==> flow/design.v <==
parameter ADD     = 4'b0000;
parameter SUB     = 4'b0001;
parameter AND     = 4'b0010;
parameter OR      = 4'b0011;
parameter XOR     = 4'b0100;
parameter NOT     = 4'b0101;
parameter MOV     = 4'b0110;
parameter NOP     = 4'b0111;
parameter LOAD    = 4'b1000;
parameter STORE   = 4'b1001;
parameter LOAD_IM = 4'b1010;
parameter BRN_Z   = 4'b1011;
parameter BRN_N   = 4'b1100;
parameter BRN_O   = 4'b1101;
parameter BRN     = 4'b1110;
module ALU  #(parameter N = 8) (
    input logic clk, arstn, rst, en,
    input logic [2:0] OP, 
    input logic signed [N-1:0] A, 
    input logic signed [N-1:0] B, 
    output logic  [2:0] ONZ,
    output logic signed [N-1:0] Result 
);
logic [2:0] temp_ONZ;
logic signed [N-1:0] temp_result;
always_comb begin
    logic Overflow;
    Overflow = 1'b0;
    case (OP)
        3'b000: begin  
            {Overflow, temp_result} = A + B;
            temp_ONZ[2] = Overflow ^ temp_result[N-1];
            temp_ONZ[1] = temp_result[N-1];
            temp_ONZ[0] = &(~temp_result);
        end
        3'b001: begin  
            {Overflow, temp_result} = A - B;
            temp_ONZ[2] = Overflow ^ temp_result[N-1];
            temp_ONZ[1] = temp_result[N-1];
            temp_ONZ[0] = &(~temp_result);
        end
        3'b010: begin  
            temp_result = A & B;
            temp_ONZ[2] = 0;
            temp_ONZ[1] = temp_result[N-1];
            temp_ONZ[0] = &(~temp_result);
        end
        3'b011: begin  
            temp_result = A | B;
            temp_ONZ[2] = 0;
            temp_ONZ[1] = temp_result[N-1];
            temp_ONZ[0] = &(~temp_result);
        end
        3'b100 : begin  
            temp_result = A ^ B;
            temp_ONZ[2] = 0;
            temp_ONZ[1] = temp_result[N-1];
            temp_ONZ[0] = &(~temp_result);
            end
        3'b101 : begin  
            {Overflow, temp_result} = A + 1;
            temp_ONZ[2] = Overflow ^ temp_result[N-1];
            temp_ONZ[1] = temp_result[N-1];
            temp_ONZ[0] = &(~temp_result);
            end
        3'b110 : begin  
            temp_result = A;
            temp_ONZ[2] = 0;
            temp_ONZ[1] = temp_result[N-1];
            temp_ONZ[0] = &(~temp_result);      
            end
        3'b111 : begin  
            temp_result = B;
            temp_ONZ[2] = 0;
            temp_ONZ[1] = temp_result[N-1];
            temp_ONZ[0] = &(~temp_result);
            end
        default: begin
            temp_ONZ = 3'h0;
            temp_result = 0;
        end
    endcase
end
always_ff @(posedge clk or negedge arstn) begin
    if (!arstn) begin
        Result <= 0;
    end
    else begin
        Result <= temp_result;
    end
end
always_ff @(posedge clk or negedge arstn) begin
    if (!arstn) begin
        ONZ <= 0;
    end 
    else if (rst) begin
        ONZ <= 0;
    end 
    else if (en) begin
        ONZ <= temp_ONZ;
    end
end
endmodule
module RF  #(parameter N = 8, parameter addressBits = 2) ( 
    input logic clk,
    input logic rst_n,
    input logic selectDestinationA,
    input logic selectDestinationB,
    input logic [1:0] selectSource,
    input logic [addressBits-1:0] writeAddress,
    input logic write_en,
    input logic [addressBits-1:0] readAddressA,
    input logic [addressBits-1:0] readAddressB,
    input logic [N-1:0] A, 
    input logic [N-1:0] B, 
    input logic [N-1:0] C, 
    output logic [N-1:0] destination1A,
    output logic [N-1:0] destination2A,
    output logic [N-1:0] destination1B,
    output logic [N-1:0] destination2B
);
    logic [N-1:0] mem [(2**addressBits)-1:0];
    logic [N-1:0] sourceData;
    logic [N-1:0] readA, readB;
    always_ff @(posedge clk, negedge rst_n) begin
        if(!rst_n) begin
            for(int i = 0; i < 2**addressBits; i++) begin
                if (i == 1) begin
                    mem[i] <= -1;
                end else begin
                    mem[i] <= 0;
                end
            end
        end else begin
            for(int i = 0; i < 2**addressBits; i++) begin
                if(write_en && writeAddress == i) begin
                    mem[i] <= sourceData;
                end
            end
        end
    end
    always_comb begin
        case (selectSource)
            2'b00: sourceData = A;
            2'b01: sourceData = B;
            2'b10: sourceData = C;
            default: sourceData = 0;
        endcase
        readA = 0;
        readB = 0;
        for(int i = 0; i < 2**addressBits; i++) begin
            if(readAddressA == i) begin
                readA = mem[i];
            end
            if(readAddressB == i) begin
                readB = mem[i];
            end
        end
        if(selectDestinationA) begin
            destination1A = 0;
            destination2A = readA;
        end else begin
            destination1A = readA;
            destination2A = 0;
        end
        if(selectDestinationB) begin
            destination1B = 0;
            destination2B = readB;
        end else begin
            destination1B = readB;
            destination2B = 0;
        end
    end
endmodule
module FSM #(
  parameter M = 4,  
  parameter N = 4,  
  parameter P = 6   
) (
  input  logic clk,
  input  logic rst_n,
  output logic ov_warning,
  output logic [  1:0] select_source,
  output logic [M-1:0] write_address,
  output logic             write_en,
  output logic [M-1:0] read_address_A, read_address_B,
  output logic select_destination_A, select_destination_B,
  output logic [N-1:0] immediate_value,
  output logic [2:0] OP,
  output logic       s_rst,
  input  logic [2:0] ONZ,
  output logic enable,
  input  logic [4+2*M-1:0] instruction_in,
  output logic              en_read_instr,
  output logic [P-1:0] read_address_instr,
  output logic SRAM_readEnable,
  output logic SRAM_writeEnable
);
parameter ADD     = 4'b0000;
parameter SUB     = 4'b0001;
parameter AND     = 4'b0010;
parameter OR      = 4'b0011;
parameter XOR     = 4'b0100;
parameter NOT     = 4'b0101;
parameter MOV     = 4'b0110;
parameter NOP     = 4'b0111;
parameter LOAD    = 4'b1000;
parameter STORE   = 4'b1001;
parameter LOAD_IM = 4'b1010;
parameter BRN_Z   = 4'b1011;
parameter BRN_N   = 4'b1100;
parameter BRN_O   = 4'b1101;
parameter BRN     = 4'b1110;
enum logic [1:0] { idle = 2'b11, fetch = 2'b00, decode = 2'b01, execute= 2'b10} state, next;
logic [  P-1:0] PC     ;
logic [  P-1:0] PC_next;
logic           ov     ;
logic           ov_reg ;
logic [2*M-1:0] offset ;
logic [3:0]       instruction_code;
logic [M-1:0]     ra, rb;
logic [2:0]       ONZ_next, ONZ_reg;
logic [4+2*M-1:0] instruction_next, instruction_reg;
assign ov_warning = ov_reg;
always @(posedge clk, negedge rst_n) begin
  if (!rst_n) begin
    state <= idle;
  end else begin
    state <= next;
  end
end
always_comb begin
  case (state)
    idle:    next = ov_reg ? idle : fetch;
    fetch:   next = decode;
    decode:  next = execute;
    execute: next = ov ? idle : fetch;
    default: next = idle;
  endcase
end
always_comb begin
  instruction_code     = 0;
  read_address_instr   = PC;
  en_read_instr        = 0;
  enable               = 0;
  read_address_A       = 0;
  read_address_B       = 0;
  OP                   = 0;
  select_destination_A = 0;
  select_destination_B = 0;
  SRAM_readEnable      = 0;
  SRAM_writeEnable     = 0;
  select_source        = 0;
  immediate_value      = 0;
  write_address        = 0;
  write_en             = 0;
  s_rst                = 0;
  PC_next              = PC;
  ONZ_next             = 0;
  ov                   = ov_reg;
  offset               = 1;
  ra                   = 0;
  rb                   = 0;
  instruction_next     = instruction_reg;
  case (state)
    idle: begin
      select_source        = 2'b00;
      write_address        = 0;
      write_en             = 1'b0;
      read_address_A       = 0;    
      read_address_B       = 0;
      select_destination_A = 1'b0;
      select_destination_B = 1'b0;
      immediate_value      = 0;
      OP                   = 3'b000;
      s_rst                = 1'b0;
      enable               = 1'b0;
      en_read_instr        = 1'b0;
      read_address_instr   = PC;
      offset               = 1;
      SRAM_readEnable      = 1'b0;
      SRAM_writeEnable     = 1'b0;
    end
    fetch: begin
      select_source        = 2'b00;
      write_address        = 0;
      write_en             = 1'b0;
      read_address_A       = 0;    
      read_address_B       = 0;
      select_destination_A = 1'b0;
      select_destination_B = 1'b0;
      immediate_value      = 0;
      OP                   = 3'b000;
      s_rst                = 1'b0;
      enable               = 1'b0;
      en_read_instr        = 1'b1;
      read_address_instr   = PC;
    end
    decode: begin 
      ONZ_next         = ONZ;
      instruction_next = instruction_in;
      instruction_code = instruction_in[4+2*M-1:2*M];
      ra               = instruction_in[2*M-1 : M];
      rb               = instruction_in[M-1:0];
      case (instruction_code)
        ADD, SUB, AND, OR, XOR     : begin
          read_address_A       = ra;    
          read_address_B       = rb;
          OP                   = instruction_code[2:0];
          enable               = 1'b1;
        end
        NOT     : begin
          read_address_A       = 1;    
          read_address_B       = rb;
          OP                   = 3'b100;
          enable               = 1'b1;
        end
        MOV     : begin
          read_address_A       = ra;    
          read_address_B       = rb;
          OP                   = 3'b111;
          enable               = 1'b1;
        end
        NOP     : begin
        end
        LOAD    : begin
          read_address_A       = ra;    
          read_address_B       = rb;
          select_destination_A = 1'b1;
          select_destination_B = 1'b1;
          SRAM_readEnable      = 1'b1;
        end
        STORE   : begin
          read_address_A       = rb;    
          read_address_B       = ra;
          select_destination_A = 1'b1;
          select_destination_B = 1'b1;
          SRAM_writeEnable     = 1'b1;
        end
        LOAD_IM : begin
          select_source        = 2'b10;
          write_address        = ra;
          write_en             = 1'b1;
          immediate_value      = $signed(rb);
        end
        BRN_Z, BRN_N, BRN_O, BRN : begin
          s_rst                = 1'b1;
        end
      endcase
    end
    execute: begin
      instruction_code = instruction_reg[4+2*M-1:2*M];
      ra               = instruction_reg[2*M-1 : M];
      rb               = instruction_reg[M-1:0];
      case (instruction_code)
        ADD, SUB, AND, OR, XOR, NOT, MOV: begin
          select_source        = 2'b00;
          write_address        = ra;
          write_en             = 1'b1;
          enable               = 1'b0;
          {ov,PC_next}         = PC+1;          
        end
        NOP     : begin
          {ov,PC_next}         = PC+1; 
        end
        LOAD    : begin
          select_source        = 2'b01;
          write_address        = ra;
          write_en             = 1'b1;
          {ov,PC_next}         = PC+1;
        end
        STORE   : begin
          {ov,PC_next}         = PC+1;
        end
        LOAD_IM : begin
          {ov,PC_next}         = PC+1;
        end
        BRN_Z   : begin
          s_rst = 0;
          if(ONZ_reg[0] == 1) 
            offset  = {ra, rb};
          else 
            offset = 1;
          if (offset[2*M-1]==1) begin
            {ov,PC_next} = PC - offset[2*M-2:0];
          end else begin
            {ov,PC_next} = PC + offset[2*M-2:0];
          end
        end
        BRN_N : begin
          s_rst = 0;
          if(ONZ_reg[1] == 1) 
            offset  = {ra, rb};
          else 
            offset = 1;
          if (offset[2*M-1]==1) begin
            {ov,PC_next} = PC - offset[2*M-2:0];
          end else begin
            {ov,PC_next} = PC + offset[2*M-2:0];
          end
        end
        BRN_O   : begin
          s_rst = 0;
          if(ONZ_reg[2] == 1) 
            offset  = {ra, rb};
          else 
            offset = 1;
          if (offset[2*M-1]==1) begin
            {ov,PC_next} = PC - offset[2*M-2:0];
          end else begin
            {ov,PC_next} = PC + offset[2*M-2:0];
          end
        end
        BRN     : begin
          s_rst  = 0;
          offset = {ra, rb};
          if (offset[2*M-1]==1) begin
            {ov,PC_next} = PC - offset[2*M-2:0];
          end else begin
            {ov,PC_next} = PC + offset[2*M-2:0];
          end
        end
      endcase
    end
  endcase
end
always_ff @(posedge clk, negedge rst_n) begin
  if (!rst_n) begin
    instruction_reg <= 0;
    ONZ_reg         <= 0;
    ov_reg          <= 0;
    PC              <= 0;
  end else begin
    instruction_reg <= instruction_next;
    ONZ_reg         <= ONZ_next;
    ov_reg          <= ov;
    PC              <= PC_next;
  end
end
endmodule
module microprocessor #(parameter N = 8, ROM_addressBits = 6, RF_addressBits = 3) (
  input  logic                           clk             ,
  input  logic                           rst_n           ,
  input  logic [ 3+2*(RF_addressBits):0] ROM_data        ,
  input  logic [                  N-1:0] SRAM_data       ,
  output logic                           overflowPC      ,
  output logic                           ROM_readEnable  ,
  output logic                           SRAM_readEnable ,
  output logic                           SRAM_writeEnable,
  output logic [    ROM_addressBits-1:0] ROM_address     ,
  output logic [(2**RF_addressBits)-1:0] SRAM_address    ,
  output logic [                  N-1:0] SRAM_data_in
);
  logic RF_selectDestA, RF_selectDestB, RF_writeEnable;
  logic [1:0] RF_selectSource;
  logic [RF_addressBits-1:0] RF_writeAddress, RF_readAddressA, RF_readAddressB;
  logic [N-1:0] RF_AluRes, RF_Im, RF_destAluA, RF_destAluB;
  RF #(.N(N), .addressBits(RF_addressBits)) rf (
    clk,
    rst_n,
    RF_selectDestA,
    RF_selectDestB,
    RF_selectSource,
    RF_writeAddress,
    RF_writeEnable,
    RF_readAddressA,
    RF_readAddressB,
    RF_AluRes, SRAM_data, RF_Im,
    RF_destAluA, SRAM_data_in, RF_destAluB, SRAM_address);
  logic ALU_rst, ALU_en;
  logic [2:0] ALU_OP, ALU_ONZ;
  ALU #(N) alu (
    clk,
    rst_n,
    ALU_rst,
    ALU_en,
    ALU_OP,
    RF_destAluA,
    RF_destAluB,
    ALU_ONZ,
    RF_AluRes
  );
  FSM #(.N(N), .M(RF_addressBits), .P(ROM_addressBits)) fsm (
    clk,
    rst_n,
    overflowPC,
    RF_selectSource,
    RF_writeAddress,
    RF_writeEnable,
    RF_readAddressA,
    RF_readAddressB,
    RF_selectDestA,
    RF_selectDestB,
    RF_Im,
    ALU_OP,
    ALU_rst,
    ALU_ONZ,
    ALU_en,
    ROM_data,
    ROM_readEnable,
    ROM_address,
    SRAM_readEnable,
    SRAM_writeEnable
  );
endmodule
Reports on microprocessor

What the tools print for microprocessor, step after step.
Lines are those of the file above, counted from 1.
Operators carry their Yosys type and port widths (W data, S select, Z words).
Cell names lack the library's common part.
A cell with - has no value.

Top module: microprocessor
Clock: clk
Standard-cell library: sky130hd
Timing corner: tt_025C_1v80

Word level

Yosys after proc, flatten, opt, wreduce and memory -nomap, before mapping. Print and check cells are not counted. Equal cells are merged and count once.

Input bits: 20
Flip-flop bits (word level): 97
Output and inout port bits: 26

Add/subtract/negate cells: 12
Reductions and logical operators: 40
Multiplexer cells: 78
Equal/unequal tests: 61
Bitwise gates (word level): 15

Operators with widths:

| kind                 | count |
| $mux W8              | 21 |
| $mux W6              | 11 |
| $not A8 Y8           | 8 |
| $reduce_and A8 Y1    | 8 |
| $pmux W8 S8          | 1 |
| $eq A4 B4 Y1 const B | 14 |
| $eq A3 B3 Y1 const B | 16 |
| $pmux W6 S5          | 1 |
| $pmux W3 S2          | 5 |
| $eq A4 B3 Y1 const B | 7 |
| $add A6 B5 Y7        | 4 |
| $sub A6 B5 Y7        | 4 |
| $mux W7              | 4 |
| $pmux W3 S3          | 3 |
| $eq A3 B2 Y1 const B | 8 |
| $pmux W8 S3          | 1 |
| $eq A4 B2 Y1 const B | 4 |
| $reduce_or A8 Y1     | 2 |
| $pmux W8 S2          | 1 |
| $pmux W1 S8          | 2 |
| $reduce_or A7 Y1     | 2 |
| $pmux W1 S2          | 7 |
| $eq A3 B1 Y1 const B | 4 |
| $logic_not A3 Y1     | 4 |
| $mux W3              | 4 |
| $reduce_or A11 Y1    | 1 |
| $reduce_or A5 Y1     | 2 |
| $mux W10             | 1 |

Not listed: further kinds 28, cells in them 56.

Longest topological paths

Yosys ltp: most cells in a row. Word level: on the elaborated netlist, between registers, memories and ports. Mapped: between sequential cells and ports; inverters and the memories' decode and read muxes count.

Word-level depth: 20
ABC_AREA: 0
Gate-level depth with buffers: 25

Netlist

The flow's flattened synthesis, as Yosys stat reports it; memories are mapped. The netlist is that of the ABC_AREA named above (0 if unset); the other value can give another one.

Cell types:

| cell     | count | total area (µm²) |
| dfrtp_1  | 90    | 2252.16 |
| ha_1     | 53    | 663.136 |
| nand2_1  | 154   | 578.054 |
| a21oi_1  | 115   | 575.552 |
| o21ai_0  | 112   | 560.538 |
| nor2_1   | 96    | 360.346 |
| dfstp_2  | 9     | 236.477 |
| xnor2_1  | 21    | 183.926 |
| and2_1   | 25    | 156.4 |
| nand3_1  | 29    | 145.139 |
| o22ai_1  | 22    | 137.632 |
| inv_1    | 36    | 135.13 |
| clkbuf_1 | 35    | 131.376 |
| nor2b_1  | 21    | 131.376 |
| xor2_1   | 15    | 131.376 |
| fa_1     | 6     | 120.115 |
| mux2i_1  | 10    | 100.096 |
| a22oi_1  | 13    | 97.594 |

Not listed: further types 68, cells in them 241.

Mapped cells: 1103
Area of sequential cells: 2488.6 µm²
Cell area after synthesis: 8548.2 µm²
Flip-flop cells: 99

The figures by module come from a second, unflattened synthesis with its own total; it is not the netlist above.

Cell total of the unflattened synthesis: 1103
Area (unflattened synthesis): 9198.8 µm²

Rows give one instance, submodules left out.

Modules:

| module         | seq. area (µm²) | area (µm²) | cells | instances |
| RF             | 1611.5          | 4011.3     | 438   | 1 |
| FSM            | 601.8           | 2936.6     | 378   | 1 |
| ALU (N=8)      | 275.3           | 2250.9     | 287   | 1 |
| microprocessor | 0.0             | 0.0        | 0     | 1 |

Timing after synthesis

Path of least setup slack by OpenSTA after synthesis, without wires, with an ideal clock, recovery checks aside; 20% of the period is set as input and as output delay. Where synthesis merged equal registers, the netlist keeps one of their names.

Path kind: in2reg
Start: input ROM_data[7]
End: register alu.ONZ[0]
Period: 6.0 ns
Launch time at the first pin: 1.200 ns
Required time: 5.897 ns
External input delay: 1.200 ns
Library setup time: 0.103 ns
Slack: 0.790 ns
Stages: 23
Buffers on the path: 3
Delay of the path: 4.010 ns
Arrival: 5.107 ns
Synthesis period reached: 5.21 ns

"delay of the path" is the arrival time less input delay plus setup time.
"stages": output pins that drive a net of the path, with the launching flip-flop's if there is one; two outputs of one cell count as two.
"synthesis period reached" is the clock period less the worst setup slack; recovery checks do not enter. This is arithmetic on one report: input and output delays are still those of the set period (20% each).
Between the ends stands the longest chain of elaborated cells between them, by number of cells; it is not shown to be the way that was timed. Of several equally long chains one is given.
Each line given opens the expression or statement behind the cell; cells for indexed reads and writes are added by Yosys, which also makes memories of some case tables.
A register here has more assigning lines than the two given.

Cell sequence: buf_4 -> o21ai_2 -> a2bb2o_1 -> a22o_1 -> clkbuf_1 -> and3_1 -> buf_2 -> nand2_1 -> nor2_1 -> a311oi_1 -> and2_1 -> ha_1 -> inv_1 -> fa_1 -> nor2b_1 -> o21ai_0 -> a21oi_1 -> o31ai_1 -> a21boi_0 -> or4_1 -> o21ai_0 -> a22oi_1 -> o41ai_2
Length of the longest elaborated chain: 20

RTL lines, path after synthesis:

| what                 | RTL line | RTL |
| from (decl)          | 444      | `input  logic [ 3+2*(RF_addressBits):0] ROM_data        ,` |
| $eq A4 B4 Y1         | 305      | `case (instruction_code)` |
| $reduce_or A7 Y1     | -        |  |
| $pmux W3 S3          | 305      |  |
| $pmux W3 S2          | 265      | `case (state)` |
| $logic_not A3 Y1     | 152      | `if(readAddressA == i) begin` |
| $mux W8 (8 in a row) | 152      |  |
| $mux W8              | 159      | `if(selectDestinationA) begin` |
| $add A8 B2 Y9        | 61       | `{Overflow, temp_result} = A + 1;` |
| $not A8 Y8           | 64       | `temp_ONZ[0] = &(~temp_result);` |
| $reduce_and A8 Y1    | 64       |  |
| $pmux W1 S8          | 29       | `case (OP)` |
| $mux W3              | 99       | `else if (en) begin` |
| $mux W3              | 96       | `else if (rst) begin` |
| to (assign)          | 97       | `ONZ <= 0;` |
| to (assign)          | 100      | `ONZ <= temp_ONZ;` |
| to (decl)            | 21       | `output logic  [2:0] ONZ,` |

Path in the finished layout

From the final timing report of run 2: the path of least setup slack in the routed layout; clock arrival at registers is part of the times.

Path kind: in2out
Start: input ROM_data[8]
End: output SRAM_data_in[4]
Arrival: 4.01 ns
Output delay: 1.04 ns
Buffers on the path: 6
External input delay: 1.04 ns
Period: 5.2 ns
Slack: 0.15 ns
Required time: 4.16 ns
Launch time at the first pin: 1.04 ns
Stages: 15

Between the ends stands the longest chain of elaborated cells between them, by number of cells; it is not shown to be the way that was timed. Of several equally long chains one is given.

Cell sequence: dlygate4sd2_1 -> buf_4 -> nor2b_1 -> o21ai_2 -> a21oi_2 -> a21o_1 -> buf_4 -> a21oi_1 -> o21ai_1 -> a32oi_1 -> a311oi_2 -> buf_4 -> buf_4 -> and2_1 -> clkdlybuf4s50_1
Length of the longest elaborated chain: 14

RTL lines, path post-layout:

| what                 | RTL line | RTL |
| from (decl)          | 444      | `input  logic [ 3+2*(RF_addressBits):0] ROM_data        ,` |
| $eq A4 B4 Y1         | 305      | `case (instruction_code)` |
| $reduce_or A7 Y1     | -        |  |
| $pmux W3 S3          | 305      |  |
| $pmux W3 S2          | 265      | `case (state)` |
| $logic_not A3 Y1     | 152      | `if(readAddressA == i) begin` |
| $mux W8 (8 in a row) | 152      |  |
| $mux W8              | 159      | `if(selectDestinationA) begin` |
| to (decl)            | 452      | `output logic [                  N-1:0] SRAM_data_in` |

==> runs of microprocessor <==
Settings and measured results of 5 stored flow runs for module microprocessor (sky130hd), not sorted in any way. The constraints put input and output delay at 20% of the set period each and load the outputs with 0.01 pF.
"reached clock period": clock period set for the run, less the worst setup slack. It is reckoned from that one timing run; input and output delays stay at 20% of the period that was set.
"time on the worst setup path" = time allowed to the worst setup path (clock period - input delay - output delay, where it has them) - its slack; a late launch clock adds to it, a late capture clock takes from it.
"power" is the tool's figure for a default switching activity; nothing was simulated.
Among the settings, - means not set for that run.
A result given as - is not shown for that run.

| setting or result                      | run 1 | run 2   | run 3   | run 4   | run 5   |
| ABC_AREA                               | 1     | 0       | -       | 1       | -       |
| CAP_MARGIN                             | 15    | 20      | 20      | 20      | 40      |
| CELL_PAD_IN_SITES_DETAIL_PLACEMENT     | 1     | 0       | -       | 1       | -       |
| CELL_PAD_IN_SITES_GLOBAL_PLACEMENT     | 2     | 2       | -       | -       | -       |
| CORE_MARGIN                            | 2     | 2       | 2       | 2       | 2       |
| CORE_UTILIZATION                       | 51    | 51      | 40      | 23      | 26      |
| CTS_CLUSTER_DIAMETER                   | 80    | 80      | -       | -       | -       |
| CTS_CLUSTER_SIZE                       | 82    | 82      | -       | 76      | 30      |
| GPL_ROUTABILITY_DRIVEN                 | 1     | -       | -       | -       | -       |
| HOLD_SLACK_MARGIN                      | 0.01  | 0.01    | -       | -       | -       |
| MAX_ROUTING_LAYER                      | met4  | met5    | -       | -       | met5    |
| PLACE_DENSITY                          | 0.45  | 0.45    | -       | -       | -       |
| SETUP_SLACK_MARGIN                     | -0.16 | -       | -       | -       | 1.52    |
| SLEW_MARGIN                            | 35    | 35      | 20      | 40      | 15      |
| TNS_END_PERCENT                        | 80    | 80      | -       | -       | -       |
| period_ns                              | 5.2   | 5.2     | 6.0     | 6.0     | 8.53    |
| CORE_ASPECT_RATIO                      | -     | -       | -       | 1.83    | 0.6     |
| MIN_ROUTING_LAYER                      | -     | -       | -       | met2    | -       |
| PLACE_DENSITY_LB_ADDON                 | -     | -       | -       | 0.14    | 0.28    |
| worst-case hold slack (ns)             | -     | 0.452   | 0.438   | 0.401   | 0.460   |
| die area (µm²)                         | -     | 17812.9 | 22555.5 | 38060.5 | 34391.4 |
| setup slack of the worst path (ns)     | -     | 0.153   | 0.229   | 0.338   | 1.629   |
| time on the worst setup path (ns)      | -     | 2.97    | 3.37    | 3.26    | 3.49    |
| worst path kind                        | -     | in2out  | in2out  | in2out  | in2out  |
| power (µW)                             | -     | 2986    | 2481    | 2772    | 1752    |
| post-route setup TNS (ns)              | -     | 0.000   | 0.000   | 0.000   | 0.000   |
| utilization after routing              | -     | 0.651   | 0.476   | 0.276   | 0.305   |
| reached clock period (ns)              | -     | 5.047   | 5.771   | 5.662   | 6.901   |
| standard-cell area after routing (µm²) | -     | 10711.5 | 10009.6 | 9932.0  | 9883.2  |
| post-synthesis cell area (µm²)         | -     | 8548.2  | 8548.2  | 8383.0  | 8548.2  |

Run 1: incomplete, placement halted on GPL-0301
